==> flow/design.v <==
module DECODER(
input  wire [3:2] ALU_FUN,
output reg Arith_Enable,
output reg Logic_Enable,
output reg CMP_Enable, 
output reg Shift_Enable
);
always @(*)
   begin
     Arith_Enable   = 1'b0;
	 Logic_Enable = 1'b0;
	 CMP_Enable   = 1'b0;
	 Shift_Enable = 1'b0;
     case(ALU_FUN)
	     2'b00 : Arith_Enable = 1'b1;
	     2'b01 : Logic_Enable = 1'b1;
	     2'b10 : CMP_Enable   = 1'b1;
	     2'b11 : Shift_Enable = 1'b1;
	  endcase
   end 
 endmodule
module ARITHMETIC_UNIT #(parameter width = 16 , Arith_width = width + width )(
input wire signed [width-1:0] A,
input wire signed [width-1:0] B, 
input wire [1:0] ALU_FUN,
input wire Arith_Enable,
input wire CLK,
input wire RST,
output reg signed [Arith_width-1:0] Arith_OUT,
output reg        Carry_OUT,
output reg        Arith_Flag
);
reg [Arith_width-1:0] Arith_OUT0;
reg                   Carry_OUT0;
reg                   Arith_Flag0;
always @(posedge CLK, negedge RST)
  begin 
    if(!RST)
	 begin
	    Arith_OUT <= 'b0;
		Carry_OUT <= 16'b0;
		Arith_Flag<= 1'b0;
	 end
	else
	 begin
	    Arith_OUT <= Arith_OUT0;
		if(Arith_Enable)
		  Carry_OUT <= Carry_OUT0;
		Arith_Flag<= Arith_Flag0;
	 end
  end
always @(*)
  begin
     if(Arith_Enable)
	 begin
	     Arith_Flag0 = 1'b1;
	     case(ALU_FUN)
		     2'b00 : {Carry_OUT0,Arith_OUT0} = A+B;
			 2'b01 : {Carry_OUT0,Arith_OUT0} = A-B;
			 2'b10 : {Carry_OUT0,Arith_OUT0} = A*B;
			 2'b11 : {Carry_OUT0,Arith_OUT0} = (B == 0) ? 1'sb0 : A/B;
		  endcase
	 end
	 else
	   begin
	     Arith_OUT0  = 'b0;
		 Carry_OUT0  = 1'b0;
		 Arith_Flag0 = 1'b0;
	   end
  end
endmodule
module LOGIC_UNIT #(parameter width = 16 , Logic_width = width)(
input wire  [width-1:0] A,
input wire  [width-1:0] B, 
input wire [1:0] ALU_FUN,
input wire Logic_Enable,
input wire CLK,
input wire RST,
output reg [Logic_width-1:0] Logic_OUT,
output reg         Logic_Flag
);
reg [Logic_width-1:0] Logic_OUT0; 
reg                   Logic_Flag0 ;
always @(posedge CLK, negedge RST)
  begin
    if(!RST)
	 begin
	    Logic_OUT <= 'b0;
		Logic_Flag<= 1'b0;
	 end
	else
	 begin
	  Logic_OUT <= Logic_OUT0;
		Logic_Flag<= Logic_Flag0;
	 end
  end
always @(*)
  begin
     if(Logic_Enable)
	 begin
	     Logic_Flag0 = 1'b1;
	     case(ALU_FUN)
		   2'b00 : Logic_OUT0 = A&B;
			 2'b01 : Logic_OUT0 = A|B;
			 2'b10 : Logic_OUT0 = ~(A&B);
			 2'b11 : Logic_OUT0 = ~(A|B);
		  endcase
	 end
	 else
	   begin
	     Logic_OUT0  = 'b0;
		 Logic_Flag0 = 1'b0;
	   end
  end
endmodule
module CMP_UNIT #(parameter width = 16 , CMP_width   = width )(
input wire  [width-1:0] A,
input wire  [width-1:0] B, 
input wire [1:0] ALU_FUN,
input wire CMP_Enable,
input wire CLK,
input wire RST,
output reg [CMP_width-1:0] CMP_OUT,
output reg         CMP_Flag
);
reg [CMP_width-1:0] CMP_OUT0;
reg                 CMP_Flag0 ;
reg [CMP_width-1:0] EQ ;
reg [CMP_width-1:0] GR ; 
reg [CMP_width-1:0] LW;
always @(posedge CLK , negedge RST)
  begin
    if(!RST)
	 begin
	    CMP_OUT <= 'b0;
		CMP_Flag<= 1'b0;
	 end
	else
	 begin
	    CMP_OUT <= CMP_OUT0;
		CMP_Flag<= CMP_Flag0;
	 end
  end
always @(*)
  begin
     if(A==B)
       EQ ='b1;
     else 
       EQ ='b0;
     if(A>B)
       GR ='b10;
     else 
       GR ='b0;
     if(A<B)
       LW ='b11;
     else 
       LW ='b0;
     if(CMP_Enable)
	   begin
	     CMP_Flag0 = 1'b1;
	     case(ALU_FUN)
		     2'b00 : CMP_OUT0 = 'b0;
			 2'b01 : CMP_OUT0 = EQ;
			 2'b10 : CMP_OUT0 = GR;
			 2'b11 : CMP_OUT0 = LW;
		  endcase
	   end
	 else
	   begin
	     CMP_OUT0  = 'b0;
		 CMP_Flag0 = 1'b0;
	   end
  end
endmodule
module SHIFT_UNIT #(parameter width = 16 , Shift_width = width)(
input wire  [width-1:0] A,
input wire  [width-1:0] B, 
input wire [1:0] ALU_FUN,
input wire Shift_Enable,
input wire CLK,
input wire RST,
output reg [Shift_width-1:0] Shift_OUT,
output reg         Shift_Flag
);
reg [Shift_width-1:0] Shift_OUT0;
reg                   Shift_Flag0 ;
always @(posedge CLK, negedge RST)
  begin
    if(!RST)
	 begin
	    Shift_OUT <= 'b0;
		Shift_Flag<= 1'b0;
	 end
	else
	 begin
	    Shift_OUT <= Shift_OUT0;
		Shift_Flag<= Shift_Flag0;
	 end
  end
always @(*)
  begin
     if(Shift_Enable)
	 begin
	     Shift_Flag0 = 1'b1;
	     case(ALU_FUN)
		     2'b00 : Shift_OUT0 = A>>1'b1;
			 2'b01 : Shift_OUT0 = A<<1'b1;
			 2'b10 : Shift_OUT0 = B>>1'b1;
			 2'b11 : Shift_OUT0 = B<<1'b1;
		  endcase
	 end
	 else
	   begin
	     Shift_OUT0  = 'b0;
		 Shift_Flag0 = 1'b0;
	   end
  end
endmodule
module ALU_Top #(parameter width = 16 ,
                   Arith_width = width + width ,
                   Logic_width = width,	
                   CMP_width   = width,
                   Shift_width = width)(
input wire [width-1:0] A,
input wire [width-1:0] B,
input wire CLK,
input wire RST,
input wire [3:0] ALU_FUN,
output wire [Arith_width-1:0]  Arith_OUT,
output wire                    Carry_OUT,
output wire                    Arith_Flag,
output wire [Logic_width-1:0]  Logic_OUT,  
output wire                    Logic_Flag,
output wire [CMP_width-1:0]    CMP_OUT,    
output wire                    CMP_Flag,
output wire [Shift_width-1:0]  Shift_OUT,
output wire                    Shift_Flag
);
wire Arith_Enable ,Logic_Enable , CMP_Enable , Shift_Enable;
DECODER u_decoder(
.ALU_FUN(ALU_FUN[3:2]),
.Arith_Enable(Arith_Enable),
.Logic_Enable(Logic_Enable),
.CMP_Enable(CMP_Enable),
.Shift_Enable(Shift_Enable)
);
ARITHMETIC_UNIT #(.width(width),.Arith_width(Arith_width)) u_arithmatic(
.A(A),
.B(B),
.ALU_FUN(ALU_FUN[1:0]),
.CLK(CLK),
.RST(RST),
.Arith_Enable(Arith_Enable),
.Arith_OUT(Arith_OUT),
.Carry_OUT(Carry_OUT),
.Arith_Flag(Arith_Flag)
);
LOGIC_UNIT #(.width(width),.Logic_width(Logic_width)) u_logic(
.A(A),
.B(B),
.ALU_FUN(ALU_FUN[1:0]),
.CLK(CLK),
.RST(RST),
.Logic_Enable(Logic_Enable),
.Logic_OUT(Logic_OUT),
.Logic_Flag(Logic_Flag)
);
CMP_UNIT #(.width(width),.CMP_width(CMP_width)) u_cmp(
.A(A),
.B(B),
.ALU_FUN(ALU_FUN[1:0]),
.CLK(CLK),
.RST(RST),
.CMP_Enable(CMP_Enable),
.CMP_OUT(CMP_OUT),
.CMP_Flag(CMP_Flag)
);
SHIFT_UNIT #(.width(width),.Shift_width(Shift_width)) u_shift(
.A(A),
.B(B),
.ALU_FUN(ALU_FUN[1:0]),
.CLK(CLK),
.RST(RST),
.Shift_Enable(Shift_Enable),
.Shift_OUT(Shift_OUT),
.Shift_Flag(Shift_Flag)
);
endmodule
# Tool chain data of ALU_Top
# What the tools print for ALU_Top, step after step.
# Lines are those of the file above, counted from 1.
# Not given: n/a
# design
top	ALU_Top
clk_port	CLK
lib	sky130hd
corner	tt_025C_1v80

# Word level
# Counts by Yosys on the flattened word-level netlist (proc, flatten, opt, wreduce; memories kept). Register bits leave out memories and registers merged into their read ports (data or address). Print and check cells are left out. Cells with the same type and inputs are merged into one.
# word_totals
out_inout_bits	85
register_bits	85
# classes
eq_ne	7
compare	2
n_reduce_logical	7
multipliers	1
addsub	2
div	1
bitwise	4
muxes	20
# ops
cell	count
16-bit by 16-bit divider with 33-bit output	1
16-bit by 16-bit multiplier with 32-bit output	1
16-bit case mux with 4-bit select	3
33-bit case mux with 4-bit select	1
16-bit 2-to-1 mux	3
33-bit 2-to-1 mux	1
16-bit NOT	2
32-bit 2-to-1 mux	1
16-bit by 16-bit adder with 17-bit output	1
16-bit by 16-bit subtractor with 17-bit output	1
16-bit > comparator	1
16-bit less-than comparator	1
16-bit == test	1
16-bit AND	1
16-bit OR	1
16-bit logical NOT	1
3-bit OR reduction	4
2-bit == test with constant B	4
1-bit case mux with 2-bit select	4
1-bit 2-to-1 mux	5
2-bit by 1-bit == test with 1-bit output with constant B	2
2-bit logical NOT	2
2-bit 2-to-1 mux	2

# Logic depth
# Yosys ltp: most cells in a row. Word level: on the elaborated netlist, between registers, memories and ports. Mapped: between sequential cells and ports; inverters and the memories' decode and read muxes count.
# logic_depth
word_depth	4
ABC_AREA	0
depth_mapped	367

# Netlist
# Yosys stat after the flow's synthesis: flattened, memories mapped to cells. It holds for the ABC_AREA given above (unset counts as 0); a run with the other value may have another netlist.
# by_type
cell_type	count
sky130_fd_sc_hd__ha_1	695
sky130_fd_sc_hd__fa_1	264
sky130_fd_sc_hd__xnor2_1	308
sky130_fd_sc_hd__nand2_1	629
sky130_fd_sc_hd__a21oi_1	470
sky130_fd_sc_hd__nor2_1	591
sky130_fd_sc_hd__inv_1	486
sky130_fd_sc_hd__dfrtp_1	71
sky130_fd_sc_hd__a21o_1	215
sky130_fd_sc_hd__o21ai_0	318
sky130_fd_sc_hd__xor2_1	159
sky130_fd_sc_hd__o21a_1	137
sky130_fd_sc_hd__nor3_1	178
sky130_fd_sc_hd__mux2_2	58
sky130_fd_sc_hd__clkbuf_1	155
sky130_fd_sc_hd__o211ai_1	71
sky130_fd_sc_hd__nand3_1	104
sky130_fd_sc_hd__nor2b_1	78
# Not listed: further types 95, cells in them 1294.
# mapped
cell_count	6281
flip_flops	71
buf_cells	229
synth_area_um2	46377.0
# By module: a second synthesis without flattening, with its own total; a netlist apart from the flattened one above.
# hier_totals
cells_unflattened	6390
hier_area_um2	47154.0
# Each row is one instance without its submodules.
# modules
mod	cells	n_inst	area_um2
ARITHMETIC_UNIT	6190	1	44944.4
LOGIC_UNIT	56	1	807.0
SHIFT_UNIT	55	1	732.0
CMP_UNIT	85	1	644.4
DECODER	4	1	26.3
ALU_Top	0	1	0.0

# Timing after synthesis
# OpenSTA on the mapped netlist: ideal clock, no wires. The path of least setup slack (recovery checks aside). Input and output delay are each 20% of the period. Register names are those of the netlist, which keeps one name where synthesis merged equal registers.
# synth_timing
path_kind	input to register
from	input B[0]
to	register u_arithmatic.Arith_OUT[22]
arrival_time_ps	91627
input_delay_ps	19000
n_path_buf	51
period_ps	95000
slack_ps	3236
delay_ps	72764
setup_time_ps	137
stages	336
launch_ps	19000
synth_period_reached_ps	91764
# "delay_ps" = arrival - input delay + setup time.
# "stages": output pins that drive a net of the path, with the launching flip-flop's if there is one; two outputs of one cell count as two.
# "synth_period_reached_ps" = period - worst setup slack (recovery checks aside). The figure is calculated, with input and output delays left at 20% of the set period.
# The rows between start and end are the longest chain of elaborated cells between them; the timing report does not say that the signal goes this way. Where chains are equally long, one stands for them.
# Each line given opens the expression or statement behind the cell; cells for indexed reads and writes are added by Yosys, which also makes memories of some case tables.
# synth_via
cell_sequence	sky130_fd_sc_hd__inv_1 > sky130_fd_sc_hd__buf_1 > sky130_fd_sc_hd__ha_1 > sky130_fd_sc_hd__or3b_1 > sky130_fd_sc_hd__or4_4 > sky130_fd_sc_hd__o21ai_4 > sky130_fd_sc_hd__nand4_2 > sky130_fd_sc_hd__nor2_4 > sky130_fd_sc_hd__and2_1 > sky130_fd_sc_hd__nand3b_1 > sky130_fd_sc_hd__inv_1 > sky130_fd_sc_hd__nand2_1 > sky130_fd_sc_hd__a21o_1 > sky130_fd_sc_hd__nor2_1 > sky130_fd_sc_hd__ha_1 > sky130_fd_sc_hd__o21a_1 > sky130_fd_sc_hd__o21a_1 > sky130_fd_sc_hd__nor2_1 > [... 300 more ...] > sky130_fd_sc_hd__ha_1 > sky130_fd_sc_hd__a21o_1 > sky130_fd_sc_hd__a21o_1 > sky130_fd_sc_hd__a21oi_1 > sky130_fd_sc_hd__nor2b_1 > sky130_fd_sc_hd__o21ai_0 > sky130_fd_sc_hd__nand2b_1 > sky130_fd_sc_hd__a21oi_1 > sky130_fd_sc_hd__and3_1 > sky130_fd_sc_hd__clkbuf_1 > sky130_fd_sc_hd__ha_1 > sky130_fd_sc_hd__inv_1 > sky130_fd_sc_hd__nor4_1 > sky130_fd_sc_hd__nand4_1 > sky130_fd_sc_hd__or2_2 > sky130_fd_sc_hd__o31ai_1 > sky130_fd_sc_hd__xnor2_1 > sky130_fd_sc_hd__o22ai_1
elab_chain_len	4
cells_between	8
cone_lines	6
cone_classes	2 x add/sub; 1 x mul; 1 x div; 3 x mux; 1 x reduce/logical
# synth_lines
item	line_no	text
start: declaration	225	input wire [width-1:0] B,
16-bit by 16-bit divider with 33-bit output	61	2'b11 : {Carry_OUT0,Arith_OUT0} = (B == 0) ? 1'sb0 : A/B;
33-bit 2-to-1 mux	61
33-bit case mux with 4-bit select	57	case(ALU_FUN)
32-bit 2-to-1 mux	54	if(Arith_Enable)
end: assignment	40	Arith_OUT <= 'b0;
end: assignment	46	Arith_OUT <= Arith_OUT0;
end: declaration	29	output reg signed [Arith_width-1:0] Arith_OUT,

# Timing after layout
# From the final timing report of record 1: the path of least setup slack in the routed layout; clock arrival at registers is part of the times.
# The report prints the path's times to 10 ps; the period is as set.
# layout_timing
path_kind	input to register
from	input B[1]
to	register u_arithmatic.Arith_OUT[22]
period_ps	154000
arrival_time_ps	142320
setup_time_ps	150
slack_ps	11930
stages	335
input_delay_ps	30800
n_path_buf	53
launch_ps	30800
# The rows between start and end are the longest chain of elaborated cells between them; the timing report does not say that the signal goes this way. Where chains are equally long, one stands for them.
# layout_via
cell_sequence	sky130_fd_sc_hd__clkdlybuf4s50_1 > sky130_fd_sc_hd__clkbuf_1 > sky130_fd_sc_hd__clkbuf_1 > sky130_fd_sc_hd__clkinv_1 > sky130_fd_sc_hd__ha_1 > sky130_fd_sc_hd__nor3b_2 > sky130_fd_sc_hd__a41oi_1 > sky130_fd_sc_hd__o2111a_1 > sky130_fd_sc_hd__nand4_2 > sky130_fd_sc_hd__nor2_4 > sky130_fd_sc_hd__and2_1 > sky130_fd_sc_hd__nand3b_1 > sky130_fd_sc_hd__inv_1 > sky130_fd_sc_hd__nand2_1 > sky130_fd_sc_hd__a21o_1 > sky130_fd_sc_hd__nor2_1 > sky130_fd_sc_hd__ha_1 > sky130_fd_sc_hd__o21a_1 > [... 299 more ...] > sky130_fd_sc_hd__a21o_1 > sky130_fd_sc_hd__a21o_1 > sky130_fd_sc_hd__a21o_1 > sky130_fd_sc_hd__a21oi_1 > sky130_fd_sc_hd__nor2b_1 > sky130_fd_sc_hd__o21ai_0 > sky130_fd_sc_hd__nand2b_1 > sky130_fd_sc_hd__a21oi_1 > sky130_fd_sc_hd__and3_1 > sky130_fd_sc_hd__clkbuf_1 > sky130_fd_sc_hd__ha_1 > sky130_fd_sc_hd__inv_1 > sky130_fd_sc_hd__nor4_2 > sky130_fd_sc_hd__nand4_1 > sky130_fd_sc_hd__or2_2 > sky130_fd_sc_hd__o31ai_1 > sky130_fd_sc_hd__xnor2_1 > sky130_fd_sc_hd__o22ai_1
elab_chain_len	4
cells_between	8
cone_lines	6
cone_classes	2 x add/sub; 1 x mul; 1 x div; 3 x mux; 1 x reduce/logical
# layout_lines
item	line_no	text
start: declaration	225	input wire [width-1:0] B,
16-bit by 16-bit divider with 33-bit output	61	2'b11 : {Carry_OUT0,Arith_OUT0} = (B == 0) ? 1'sb0 : A/B;
33-bit 2-to-1 mux	61
33-bit case mux with 4-bit select	57	case(ALU_FUN)
32-bit 2-to-1 mux	54	if(Arith_Enable)
end: assignment	40	Arith_OUT <= 'b0;
end: assignment	46	Arith_OUT <= Arith_OUT0;
end: declaration	29	output reg signed [Arith_width-1:0] Arith_OUT,

==> results <==
Top module ALU_Top; platform sky130hd; tools Yosys and OpenROAD; 4 stored runs in no particular order. Input and output delays are each 20% of the period that was set; the output load is 0.01 pF.
"period_reached_ps" means the clock period less the worst setup slack. The figure is calculated, with input and output delays left at 20% of the set period.
"worst_path_allowed_less_slack_ps" means the part of the period allowed to the worst setup path (the constraints hold back 20% at inputs and 20% at outputs) less its slack; where the path has registers, the arrival times of their clocks count too.
"worst_path_allowed_less_slack_ps" is given in steps of 10 ps.

Record 1, flow files:
==> flow/run.sh <==
#!/bin/bash
# the make line also repeats the synthesis and layout settings of config.mk as NAME=value (left out here)
make -C /OpenROAD-flow-scripts/flow DESIGN_CONFIG=/design/flow/config.mk WORK_HOME=/design/flow/orfs CLKGATE_MAP_FILE= finish
==> flow/config.mk <==
export PLATFORM = sky130hd
export DESIGN_NAME = ALU_Top
export DESIGN_NICKNAME = ALU_Top
export VERILOG_FILES = /design/flow/design.v
export SDC_FILE = /design/flow/constraint.sdc
export NUM_CORES = 4
export LEC_CHECK = 0
export CAP_MARGIN = 0
export CELL_PAD_IN_SITES_DETAIL_PLACEMENT = 1
export CORE_ASPECT_RATIO = 0.83
export CORE_MARGIN = 2
export CORE_UTILIZATION = 18
export CTS_CLUSTER_DIAMETER = 388
export GPL_TIMING_DRIVEN = 0
export PLACE_DENSITY_LB_ADDON = 0.08
export SLEW_MARGIN = 20
export TNS_END_PERCENT = 60
==> flow/constraint.sdc <==
create_clock -name core_clock -period 154.0 [get_ports {CLK}]
set_input_delay 30.8000 -clock core_clock [delete_from_list [all_inputs] [get_ports {CLK}]]
set_output_delay 30.8000 -clock core_clock [all_outputs]
set_load 0.01 [all_outputs]

==> results of record 1, as CSV <==
result,value
worst_path_allowed_less_slack_ps,111270
critical_path_kind,"input to register"
ws_hold_ps,611
utilization_pct,21.0
post_synth_area_um2,46377.0
die_area_um2,261745.0
period_reached_ps,142069
final_cell_area_um2,53623.9
setup_ws_ps,11931
timing.setup.tns_ps,0

Record 2, flow files:
==> flow/run.sh <==
#!/bin/bash
# the make line also repeats the synthesis and layout settings of config.mk as NAME=value (left out here)
make -C /OpenROAD-flow-scripts/flow DESIGN_CONFIG=/design/flow/config.mk WORK_HOME=/design/flow/orfs CLKGATE_MAP_FILE= finish
==> flow/config.mk <==
export PLATFORM = sky130hd
export DESIGN_NAME = ALU_Top
export DESIGN_NICKNAME = ALU_Top
export VERILOG_FILES = /design/flow/design.v
export SDC_FILE = /design/flow/constraint.sdc
export NUM_CORES = 4
export LEC_CHECK = 0
export CAP_MARGIN = 20
export CORE_MARGIN = 2
export CORE_UTILIZATION = 40
export SETUP_SLACK_MARGIN = 5.0
export SLEW_MARGIN = 20
==> flow/constraint.sdc <==
create_clock -name core_clock -period 92.7 [get_ports {CLK}]
set_input_delay 18.5400 -clock core_clock [delete_from_list [all_inputs] [get_ports {CLK}]]
set_output_delay 18.5400 -clock core_clock [all_outputs]
set_load 0.01 [all_outputs]

==> results of record 2, as CSV <==
result,value
final_cell_area_um2,55363.1
timing.setup.tns_ps,0
utilization_pct,48.3
die_area_um2,118684.0
worst_path_allowed_less_slack_ps,66600
critical_path_kind,"input to register"
setup_ws_ps,7565
post_synth_area_um2,46377.0
period_reached_ps,85135
ws_hold_ps,795

Record 3, flow files:
==> flow/run.sh <==
#!/bin/bash
# the make line also repeats the synthesis and layout settings of config.mk as NAME=value (left out here)
make -C /OpenROAD-flow-scripts/flow DESIGN_CONFIG=/design/flow/config.mk WORK_HOME=/design/flow/orfs CLKGATE_MAP_FILE= finish
==> flow/config.mk <==
export PLATFORM = sky130hd
export DESIGN_NAME = ALU_Top
export DESIGN_NICKNAME = ALU_Top
export VERILOG_FILES = /design/flow/design.v
export SDC_FILE = /design/flow/constraint.sdc
export NUM_CORES = 4
export LEC_CHECK = 0
export CAP_MARGIN = 20
export CORE_MARGIN = 2
export CORE_UTILIZATION = 40
export SLEW_MARGIN = 20
==> flow/constraint.sdc <==
create_clock -name core_clock -period 92.7 [get_ports {CLK}]
set_input_delay 18.5400 -clock core_clock [delete_from_list [all_inputs] [get_ports {CLK}]]
set_output_delay 18.5400 -clock core_clock [all_outputs]
set_load 0.01 [all_outputs]

==> results of record 3, as CSV <==
result,value
final_cell_area_um2,55435.7
utilization_pct,48.4
ws_hold_ps,731
timing.setup.tns_ps,0
post_synth_area_um2,46377.0
period_reached_ps,89170
worst_path_allowed_less_slack_ps,70630
critical_path_kind,"input to register"
setup_ws_ps,3530
die_area_um2,118684.0

Record 4, flow files:
==> flow/run.sh <==
#!/bin/bash
# the make line also repeats the synthesis and layout settings of config.mk as NAME=value (left out here)
make -C /OpenROAD-flow-scripts/flow DESIGN_CONFIG=/design/flow/config.mk WORK_HOME=/design/flow/orfs CLKGATE_MAP_FILE= finish
==> flow/config.mk <==
export PLATFORM = sky130hd
export DESIGN_NAME = ALU_Top
export DESIGN_NICKNAME = ALU_Top
export VERILOG_FILES = /design/flow/design.v
export SDC_FILE = /design/flow/constraint.sdc
export NUM_CORES = 4
export LEC_CHECK = 0
export CAP_MARGIN = 0
export CELL_PAD_IN_SITES_DETAIL_PLACEMENT = 1
export CORE_ASPECT_RATIO = 1.35
export CORE_MARGIN = 2
export CORE_UTILIZATION = 18
export CTS_CLUSTER_DIAMETER = 388
export CTS_CLUSTER_SIZE = 99
export GPL_TIMING_DRIVEN = 1
export MIN_ROUTING_LAYER = met2
export PLACE_DENSITY_LB_ADDON = 0.08
export SLEW_MARGIN = 40
export TNS_END_PERCENT = 75
==> flow/constraint.sdc <==
create_clock -name core_clock -period 154.0 [get_ports {CLK}]
set_input_delay 30.8000 -clock core_clock [delete_from_list [all_inputs] [get_ports {CLK}]]
set_output_delay 30.8000 -clock core_clock [all_outputs]
set_load 0.01 [all_outputs]

==> results of record 4, as CSV <==
result,value
utilization_pct,20.8
timing.setup.tns_ps,0
final_cell_area_um2,53354.9
post_synth_area_um2,46377.0
ws_hold_ps,742
die_area_um2,261772.0
setup_ws_ps,28261
period_reached_ps,125739
worst_path_allowed_less_slack_ps,94940
critical_path_kind,"input to register"
